==> flow/design.v <==
module iterator(
	clk,
	reset,
	en_ctrl, 
	i, 
	j, 
	k,
	l,
	m, 
	n,
	en_sum,
	en_save,
	fin_r,
	in_row,
	in_col
);
	parameter [8-1:0] CONV_DIM_IMG    = 32;  
	parameter [8-1:0] CONV_DIM_OUT    = 32;  
	parameter [8-1:0] CONV_DIM_KERNEL = 5;   
	parameter [8-1:0] CONV_OUT_CH     = 32;  
	parameter [8-1:0] CONV_DIM_CH     = 3;
	parameter [8-1:0] STRIDE          = 1;
	parameter [8-1:0] PADDING         = 2;
	input clk;
	input en_ctrl;
	input reset;
	output en_sum;
	output en_save;
	output reg fin_r;
	output reg [8-1:0] i;
	output reg [8-1:0] j; 
	output reg [8-1:0] k; 
	output reg [8-1:0] m; 
	output reg [8-1:0] n; 
	output reg [8-1:0] l; 
	output signed [8-1:0]  in_row, in_col;
	reg fin, finish;
	wire cond;
	assign in_row = (STRIDE * j) + m - PADDING;
	assign in_col = (STRIDE * k) + n - PADDING;
	assign cond   = en_ctrl & ~fin_r;
	assign en_sum = (en_ctrl && (l < CONV_DIM_CH) && (in_row >= 8'd0 && in_col >= 8'd0 && in_row < CONV_DIM_IMG && in_col < CONV_DIM_IMG)) ? 1'b1 : 1'b0;
	assign en_save = (m > 8'd0 || n > 8'd0) ? 1'b0 : (j < 8'd2) ? 1'd1 : (l == 8'd0) ? 1'd1 : 1'b0; 
	always @(posedge clk) begin
		if(reset) begin
			fin <= 0;
			fin_r <= 0;
		end else begin
			fin <= finish;
			fin_r <= fin;
		end
	end
	always @(posedge clk) begin
		if(reset) begin
			i <= 0;
			j <= 0;
			k <= 0;
			l <= 0;
			m <= 0;
			n <= 0;
			finish <= 0;
		end else if(cond) begin
		    if(en_sum) begin
				l <= l + 8'd1;
			end else begin
				l <= 0;
				n <= n + 8'd1;
				if(n == (CONV_DIM_KERNEL-1)) begin
			    	n <= 8'b0;
			    	m <= m + 8'b1;
			    	if(m == (CONV_DIM_KERNEL-1)) begin
			    		m <= 0;
			       		k <= k + 8'b1;
			       		if(k == (CONV_DIM_OUT-1)) begin
			           		k <= 0;
			           		j <= j + 8'b1;
			           		if(j == (CONV_DIM_OUT-1)) begin
				           		j <= 0;
				           		i <= i + 8'b1;
				           		if(i == (CONV_OUT_CH-1)) begin
				            		i <= 0;
					          		finish <= 1;
				           		end
				   	    	end
			           	end
		           	end
			    end
			end
		end
	end
endmodule
module addr_generator(
    clk,
    reset,
    enable,
    en_save,
    i,
    j,
    k,
    l,
    m,
    n,
    s_addr,
    w_addr,
    b_addr,
    save_addr
);
    parameter [8-1:0] CONV_DIM_IMG    = 32;
	parameter [8-1:0] CONV_DIM_KERNEL = 5;
	parameter [8-1:0] CONV_DIM_CH     = 3;
    parameter [8-1:0] CONV_OUT_CH     = 32;
    parameter [8-1:0] CONV_DIM_OUT    = 32;
    parameter [8-1:0] STRIDE          = 1;
    parameter [8-1:0] PADDING         = 2;
    parameter [8-1:0] KSIZE           = 4;
    input clk;
    input reset;
    input enable;
    input en_save;
    input [8-1:0] i;
    input [8-1:0] j;
    input [8-1:0] k;
    input [8-1:0] m;
    input [8-1:0] n;
    input [8-1:0] l;
    output reg [16-1:0] s_addr;
    output reg [16-1:0] w_addr;
    output reg [16-1:0] save_addr;
    output reg [16-1:0] b_addr;
    always @(posedge clk) begin
        if(reset) begin
            s_addr <= 0;
            w_addr <= 0;
            b_addr <= 0;
        end else if(enable) begin
            s_addr <= (((((STRIDE * j) + m - PADDING) * CONV_DIM_IMG) + ((STRIDE * k) + n - PADDING)) * CONV_DIM_CH) + l;
            w_addr <= (i * CONV_DIM_CH * CONV_DIM_KERNEL * CONV_DIM_KERNEL) + (((m * CONV_DIM_KERNEL) + (n)) * CONV_DIM_CH) + l;
            b_addr <= i;
        end
    end
    reg [7:0] i_r, j_r, k_r;
    reg [7:0] i_r1, j_r1, k_r1;
    always @(posedge clk) begin
        if (reset) begin
            i_r <= 0;
            j_r <= 0;
            k_r <= 0;
            i_r1 <= 0;
            j_r1 <= 0;
            k_r1 <= 0;
        end else begin
            i_r  <= i;
            i_r1 <= i_r;
            j_r <= j;
            j_r1 <= j_r;
            k_r <= k;
            k_r1 <= k_r;
        end
    end
    always @(posedge clk) begin
        if (reset) begin
            save_addr <= 0;
        end else if(en_save) begin
            if (j == 0 && k == 0) begin
                save_addr <= i_r1 + (((j_r1 * CONV_DIM_OUT) + (k_r1)) * CONV_OUT_CH);
            end else begin
                save_addr <= i + (((j * CONV_DIM_OUT) + (k[KSIZE:0]-1'b1)) * CONV_OUT_CH);
            end
        end
    end
endmodule  
module conv_ctrl(
    clk,
    reset,
    en_ctrl,
    s_addr,
    w_addr,
    b_addr,
    save_addr,
    en_sum,
    en_save,
    en_write,
    s_convout,
    en_sat,
    en_mac,
    en_mult_r,
    finish
);
    parameter [8-1:0] CONV_DIM_IMG    = 32;
    parameter [8-1:0] CONV_DIM_OUT    = 32;    
    parameter [8-1:0] CONV_DIM_KERNEL = 5;     
    parameter [8-1:0] CONV_DIM_CH     = 3;    
    parameter [8-1:0] CONV_OUT_CH     = 32;   
    parameter [8-1:0] STRIDE          = 1;    
    parameter [8-1:0] PADDING         = 2;    
    parameter [8-1:0] KSIZE           = 4;
    localparam [2:0] START     = 0;
    localparam [2:0] ITERATING = 1;
    localparam [2:0] SAVE      = 2;
    localparam [2:0] END       = 3;
    input clk;
    input reset;
    input en_ctrl;
    output [16-1:0] s_addr;
    output [16-1:0] w_addr;
    output [16-1:0] save_addr;
    output [16-1:0] b_addr;
    output finish;
    output en_sum, en_save;
    output en_mult_r;
    output reg en_write, en_mac, en_sat, s_convout;
    wire [8-1:0] i, j, k, l, m, n;
    wire signed [8-1:0] in_row, in_col;
    reg en_read;
    assign en_mult_r = (k >= 8'd2 || j == 8'd2) ? 1'b1 
                     : (k == 8'd1 || j == 8'd1) ? 1'b0 
                     : (m > 8'd0  || n > 8'd0) ? 1'b0 : 1'b1; 
    always @(posedge clk) begin
        if (reset) begin
            en_read   <= 1'b0;
            en_write  <= 1'b0;
            s_convout <= 1'b0;
            en_mac    <= 1'b0; 
            en_sat    <= 1'b0;
        end else if (en_ctrl) begin
            en_read   <= en_sum;
            en_mac    <= en_read;
            s_convout <= en_save;
            en_sat    <= en_save;
            en_write  <= en_sat;
        end
    end
    iterator #(
        .CONV_DIM_IMG(CONV_DIM_IMG),
        .CONV_DIM_OUT(CONV_DIM_OUT),
        .CONV_DIM_KERNEL(CONV_DIM_KERNEL),
        .CONV_OUT_CH(CONV_OUT_CH),
        .CONV_DIM_CH(CONV_DIM_CH),
        .STRIDE(STRIDE),
        .PADDING(PADDING)
    ) iter (
        .clk(clk),
        .reset(reset),
        .en_ctrl(en_ctrl),
        .i(i),
        .j(j),
        .k(k),
        .l(l),
        .m(m),
        .n(n),
        .en_sum(en_sum),
        .en_save(en_save),    
        .fin_r(finish),
        .in_row(in_row),
        .in_col(in_col)
    );
    addr_generator #(
        .CONV_DIM_IMG(CONV_DIM_IMG),
        .CONV_DIM_KERNEL(CONV_DIM_KERNEL),
        .CONV_DIM_CH(CONV_DIM_CH),
        .CONV_DIM_OUT(CONV_DIM_OUT),
        .CONV_OUT_CH(CONV_OUT_CH),
        .STRIDE(STRIDE),
        .PADDING(PADDING),
        .KSIZE(KSIZE)
    ) address_generator (
        .clk(clk),
        .reset(reset),
        .enable(en_sum),
        .en_save(s_convout),
        .i(i),
        .j(j),
        .k(k),
        .l(l),
        .m(m),
        .n(n),
        .s_addr(s_addr),
        .w_addr(w_addr),
        .b_addr(b_addr),
        .save_addr(save_addr)
    );
endmodule
module sig_altmult_accum
(
	input [7:0] dataa,
	input [7:0] datab,
	input clk, aclr, clken, sload,
	output signed [17:0] adder_out
);
	reg	signed [17:0] old_result;
	reg signed [17:0] accum_out;
	wire signed [17:0] multa;
	reg sload_reg;
	assign multa = $signed(dataa) * $signed(datab);
	always @ (accum_out, sload_reg)
	begin
		if (sload_reg)
			old_result <= 0;
		else
			old_result <= accum_out;
	end
	assign adder_out = accum_out;
	always @ (posedge clk)
	begin
		if (aclr)
		begin
			sload_reg <= 0;
			accum_out <= 0;
		end
		else if (clken)
		begin
			sload_reg <= sload;
			accum_out <= old_result + multa;
		end
	end
endmodule
module convolve(
    clk,
    reset,
    clken,
    s_convout,
    en_sat,
    en_mult_r,
    bias,
    signal,
    weight,
    convout
);
    parameter BIAS_SHIFT = 6;
    parameter OUT_SHIFT  = 9;
    input  clk, reset, clken, s_convout, en_sat, en_mult_r;
    input  [7:0] signal, weight;
    input  [7:0] bias;
    output wire signed [7:0] convout;
    wire signed [17:0] adder_out;
    reg signed  [17:0] conv_temp;
    sig_altmult_accum mac(
        .clk(clk),
        .aclr(reset | s_convout),
        .clken(clken),
        .sload(s_convout),
        .dataa(signal),
        .datab(weight),
        .adder_out(adder_out)
    );
    reg signed [17:0] multa_r;
    always @(posedge clk) begin
        if(reset) begin
            multa_r <= 18'b0;
        end else if(en_mult_r) begin
            if (clken && s_convout) begin
                multa_r <= $signed(signal) * $signed(weight);
            end
        end else begin
            multa_r <= 18'b0;
        end
    end
    always @(posedge clk) begin
        if(reset) begin
            conv_temp <= 18'b0;
        end else if(en_sat) begin
            conv_temp <= (adder_out + multa_r + ($signed(bias) <<< BIAS_SHIFT)) >>> OUT_SHIFT;
        end
    end
    assign convout = (conv_temp >  18'sd127) ?  8'd127  :
                     (conv_temp < -18'sd128) ? -8'd128  : conv_temp[7:0];
endmodule
module conv_engine(
    input         clk,
    input         reset,
    input         en_ctrl,
    output [15:0] s_addr,
    output [15:0] w_addr,
    output [15:0] b_addr,
    input  [7:0]  signal,
    input  [7:0]  weight,
    input  [7:0]  bias,
    output [15:0] save_addr,
    output [7:0]  convout,
    output        en_write,
    output        finish
);
    wire s_convout, en_save, en_sum;
    wire en_mac, en_sat, en_mult_r;
    conv_ctrl groundctrl (
        .clk(clk),
        .reset(reset),
        .en_ctrl(en_ctrl),
        .s_addr(s_addr),
        .w_addr(w_addr),
        .b_addr(b_addr),
        .save_addr(save_addr),
        .en_sum(en_sum),
        .en_save(en_save),
        .en_write(en_write),
        .s_convout(s_convout),
        .en_sat(en_sat),
        .en_mac(en_mac),
        .en_mult_r(en_mult_r),
        .finish(finish)
    );
    convolve conv (
        .clk(clk),
        .reset(reset),
        .clken(en_mac),
        .s_convout(en_write),
        .en_sat(en_sat),
        .en_mult_r(en_mult_r),
        .bias(bias),
        .signal(signal),
        .weight(weight),
        .convout(convout)
    );
endmodule
# Tool chain data of conv_engine
# What the tools print for conv_engine, step after step.
# Lines are those of the file above, counted from 1.
# The mark - stands for no value.
# design
top_module,conv_engine
clock_port,clk
cell_library,sky130hd
lib_corner,tt_025C_1v80

# Word-level counts
# Source: Yosys, flattened and elaborated, memories not mapped. Widths are those after wreduce. Registers that Yosys merges into a memory's read port (data or address) are not register bits. Print and check cells do not count.
# classes
logic,5
reduce_logical,20
add_sub_neg,27
mul,7
eq_ne,8
cmp,11
mux,17
# ops
cell,n
8-bit by 8-bit multiplier with 16-bit output,1
8-bit two-way mux,8
13-bit by 3-bit multiplier with 16-bit output (second input constant),1
8-bit by 1-bit adder with 8-bit output (second input constant),6
10-bit by 3-bit multiplier with 13-bit output (second input constant),1
18-bit adder,2
8-bit by 3-bit multiplier with 11-bit output (second input constant),1
16-bit by 2-bit multiplier with 16-bit output (second input constant),1
16-bit by 8-bit adder with 16-bit output,2
8-bit by 16-bit adder with 16-bit output,2
12-bit by 2-bit multiplier with 14-bit output (second input constant),1
8-bit by 5-bit equality test with 1-bit output (second input constant),3
8-bit logical NOT,3
8-bit by 2-bit multiplier with 10-bit output (second input constant),1
9-bit by 2-bit subtractor with 10-bit output (second input constant),2
18-bit by 14-bit adder with 18-bit output,1
8-bit by 8-bit adder with 9-bit output,2
18-bit two-way mux,1
15-bit by 10-bit adder with 16-bit output,1
16-bit by 14-bit adder with 16-bit output,1
8-bit by 1-bit >= comparator with 1-bit output (second input constant),2
8-bit by 1-bit greater-than comparator with 1-bit output (second input constant),2
8-bit by 1-bit equality test with 1-bit output (second input constant),2
8-bit by 2-bit subtractor with 8-bit output (second input constant),2
8-bit by 2-bit < comparator with 1-bit output (second input constant),2
8-bit by 3-bit equality test with 1-bit output (second input constant),2
8-bit by 6-bit < comparator with 1-bit output (second input constant),2
8-bit adder,2
# Not listed: further kinds 22, cells in them 38.
# bits
in_bits,27
output_inout_bits,74
regBits,201

# Logic depth
# Yosys ltp: most cells in a row. Word level: on the elaborated netlist, between registers, memories and ports. Mapped: between sequential cells and ports; inverters and the memories' decode and read muxes count.
# logic_depth
ltp_word,10
abc_area,0
depth_mapped,27

# Mapped cells and area
# Yosys stat after the flow's synthesis: flattened, memories mapped to cells. It holds for the ABC_AREA given above (unset counts as 0); a run with the other value may have another netlist.
# Totals and module areas in this step are rounded.
# synth_totals
ff_cells,199
cells,2049
yosys_area_um2,17600
buffers,69
# by_type
cell,n,area_total_um2
sky130_fd_sc_hd__dfxtp_1,199,3.98E+03
sky130_fd_sc_hd__ha_1,231,2.89E+03
sky130_fd_sc_hd__fa_1,119,2.38E+03
sky130_fd_sc_hd__inv_1,261,979.69
sky130_fd_sc_hd__xnor2_1,105,919.632
sky130_fd_sc_hd__a21oi_1,149,745.715
sky130_fd_sc_hd__nand2_1,180,675.648
sky130_fd_sc_hd__nor2_1,161,604.33
sky130_fd_sc_hd__nor2b_1,54,337.824
sky130_fd_sc_hd__xor2_1,38,332.819
sky130_fd_sc_hd__a21o_1,38,285.274
sky130_fd_sc_hd__o21ai_0,57,285.274
sky130_fd_sc_hd__mux2i_1,27,270.259
sky130_fd_sc_hd__and2_1,38,237.728
sky130_fd_sc_hd__nand3_1,41,205.197
sky130_fd_sc_hd__nor3_1,36,180.173
sky130_fd_sc_hd__clkbuf_1,46,172.666
sky130_fd_sc_hd__a211oi_1,21,157.651
# Not listed: further types 59, cells in them 248.
# The figures by module come from a second, unflattened synthesis with its own total; it is not the netlist above.
# hier_totals
hier_cells,2435
hier_area_um2,21400
# Each row is one instance without its submodules.
# by_module
module,cells,area_um2,n_inst
addr_generator,1039,9140,1
convolve,497,4360,1
sig_altmult_accum,416,3970,1
iterator,453,3670,1
conv_ctrl,30,265,1
conv_engine,0,0.0,1

# Path before layout
# OpenSTA on the mapped netlist: ideal clock, no wires. The path of least setup slack (recovery checks aside). Input and output delay are each 20% of the period. Register names are those of the netlist, which keeps one name where synthesis merged equal registers.
# synth_path
kind,input-to-reg
start,input signal[1]
end,register conv.mac.accum_out[17]
t_required_ps,9884
stages,21
arrival_ps,7230
clock_period_ps,10000
slack_ps,2654
setup_ps,116
input_delay_ps,2000
n_path_buf,0
path_delay_ps,5346
t_first_pin_ps,2000
period_less_setup_slack_ps,7346
# "path_delay_ps" is the arrival time less input delay plus setup time.
# "stages" counts driving pins, that of a launching flip-flop among them; a cell with two outputs on the path counts twice.
# "period_less_setup_slack_ps" is the clock period less the worst setup slack; recovery checks do not enter. This is arithmetic on one report: input and output delays are still those of the set period (20% each).
# Between the ends stands the longest chain of elaborated cells between them, by number of cells; it is not shown to be the way that was timed. Of several equally long chains one is given.
# A line is the first line of the expression or statement that the cell stems from. Yosys adds cells for indexed reads and writes and turns some case tables into memories.
# synth_via
cell_sequence,sky130_fd_sc_hd__nand2_1 -> sky130_fd_sc_hd__fa_1 -> sky130_fd_sc_hd__fa_1 -> sky130_fd_sc_hd__fa_1 -> sky130_fd_sc_hd__fa_1 -> sky130_fd_sc_hd__inv_1 -> sky130_fd_sc_hd__ha_1 -> sky130_fd_sc_hd__a21o_1 -> sky130_fd_sc_hd__a21oi_1 -> sky130_fd_sc_hd__o21bai_1 -> sky130_fd_sc_hd__a21oi_1 -> sky130_fd_sc_hd__o21ai_0 -> sky130_fd_sc_hd__a21oi_1 -> sky130_fd_sc_hd__xnor2_1 -> sky130_fd_sc_hd__ha_1 -> sky130_fd_sc_hd__nand2_1 -> sky130_fd_sc_hd__a2111oi_0 -> sky130_fd_sc_hd__o31ai_1 -> sky130_fd_sc_hd__o311ai_0 -> sky130_fd_sc_hd__a21oi_1 -> sky130_fd_sc_hd__a31o_2
elab_chain_len,2
cells_between,2
# synth_lines
element,line_no,source
from (decl),375,"input  [7:0]  signal,"
8-bit by 8-bit multiplier with 16-bit output,294,assign multa = $signed(dataa) * $signed(datab);
18-bit adder,313,accum_out <= old_result + multa;
to (assign),308,accum_out <= 0;
to (assign),313,
to (decl),291,reg signed [17:0] accum_out;
# Some nets on the timed path still bear RTL names; the line given drives or declares the net.
# synth_nets
signal,line_no
conv.mac.multa[12],294

# Worst path after layout
# Path of least setup slack in the final report of stored run 2 (OpenROAD, finished layout, wires in). Where an end is a register, its clock arrival counts in the times.
# The path's times are printed in steps of 10 ps; the period is the one set.
# layout_path
kind,input-to-reg
start,input signal[2]
end,register conv.mac.accum_out[17]
slack_ps,1610
t_first_pin_ps,2000
n_path_buf,1
stages,22
input_delay_ps,2000
t_required_ps,10380
setup_ps,100
arrival_ps,8770
clock_period_ps,10000
# Between the ends stands the longest chain of elaborated cells between them, by number of cells; it is not shown to be the way that was timed. Of several equally long chains one is given.
# layout_via
cell_sequence,sky130_fd_sc_hd__clkdlybuf4s50_1 -> sky130_fd_sc_hd__nand2_1 -> sky130_fd_sc_hd__fa_1 -> sky130_fd_sc_hd__fa_1 -> sky130_fd_sc_hd__fa_1 -> sky130_fd_sc_hd__fa_1 -> sky130_fd_sc_hd__inv_1 -> sky130_fd_sc_hd__ha_1 -> sky130_fd_sc_hd__a21o_1 -> sky130_fd_sc_hd__a21oi_1 -> sky130_fd_sc_hd__o21bai_1 -> sky130_fd_sc_hd__a21oi_1 -> sky130_fd_sc_hd__o21ai_0 -> sky130_fd_sc_hd__a21oi_1 -> sky130_fd_sc_hd__xnor2_1 -> sky130_fd_sc_hd__ha_1 -> sky130_fd_sc_hd__nand2_1 -> sky130_fd_sc_hd__a2111oi_0 -> sky130_fd_sc_hd__o31ai_1 -> sky130_fd_sc_hd__o311ai_0 -> sky130_fd_sc_hd__a21oi_1 -> sky130_fd_sc_hd__a31o_2
elab_chain_len,2
cells_between,2
# layout_lines
element,line_no,source
from (decl),375,"input  [7:0]  signal,"
8-bit by 8-bit multiplier with 16-bit output,294,assign multa = $signed(dataa) * $signed(datab);
18-bit adder,313,accum_out <= old_result + multa;
to (assign),308,accum_out <= 0;
to (assign),313,
to (decl),291,reg signed [17:0] accum_out;
# Some nets on the timed path still bear RTL names; the line given drives or declares the net.
# layout_nets
signal,line_no
conv.mac.multa[12],294

# Flow measurements of conv_engine on sky130hd: 4 stored runs with different settings, listed in no order. Input and output delays are each 20% of the period that was set; the output load is 0.01 pF.
# "achievedPeriod_ps" means the clock period less the worst setup slack. The figure is calculated, with input and output delays left at 20% of the set period.
# "worst_path_allowed_less_slack_ps" means the part of the period allowed to the worst setup path (the constraints hold back 20% at inputs and 20% at outputs) less its slack; where the path has registers, the arrival times of their clocks count too.
# "totalPower_w": no workload was simulated; the value follows from the tool's default switching activity.
# "worst_path_allowed_less_slack_ps" is given in steps of 10 ps.
# Measured values are rounded.
# A setting shown as -- is not set for that run.
# Results: -- = not shown.
stored run,ABC_AREA,CAP_MARGIN,CELL_PAD_IN_SITES_GLOBAL_PLACEMENT,CORE_UTILIZATION,CTS_CLUSTER_SIZE,GPL_TIMING_DRIVEN,HOLD_SLACK_MARGIN,MIN_ROUTING_LAYER,PLACE_DENSITY_LB_ADDON,SLEW_MARGIN,TNS_END_PERCENT,period_ns,CORE_MARGIN,CTS_CLUSTER_DIAMETER,GPL_ROUTABILITY_DRIVEN,MAX_ROUTING_LAYER,CELL_PAD_IN_SITES_DETAIL_PLACEMENT,SETUP_SLACK_MARGIN,fin_tns_ps,worst_path_allowed_less_slack_ps,critical_path_type,achievedPeriod_ps,dieArea_um2,setup_ws_ps,fin_util_frac,synthesis_area_um2,totalPower_w
stored run 1,0,5,2,59,40,0,-0.05,met2,0.11,10,70,7.81,2,--,--,--,--,--,--,--,--,--,--,--,--,--,--
stored run 2,--,20,2,26,--,--,--,met2,0.3,40,95,10.0,3,364,0,met4,--,--,0,6390,input-to-reg,8389,70700,1610,0.302,17600,0.00302
stored run 3,--,20,0,52,--,--,--,met1,0.0,35,15,4.93,2,393,1,--,0,1.24,-6930,4770,input-to-reg,5758,35300,-828,0.727,17600,0.00867
stored run 4,--,20,--,17,--,--,--,--,--,20,--,8.44,2,--,--,--,--,--,0,6220,input-to-reg,7906,106000,534,0.202,17600,0.00349
# Stored run 1: unfinished; error FLW-0024 in placement
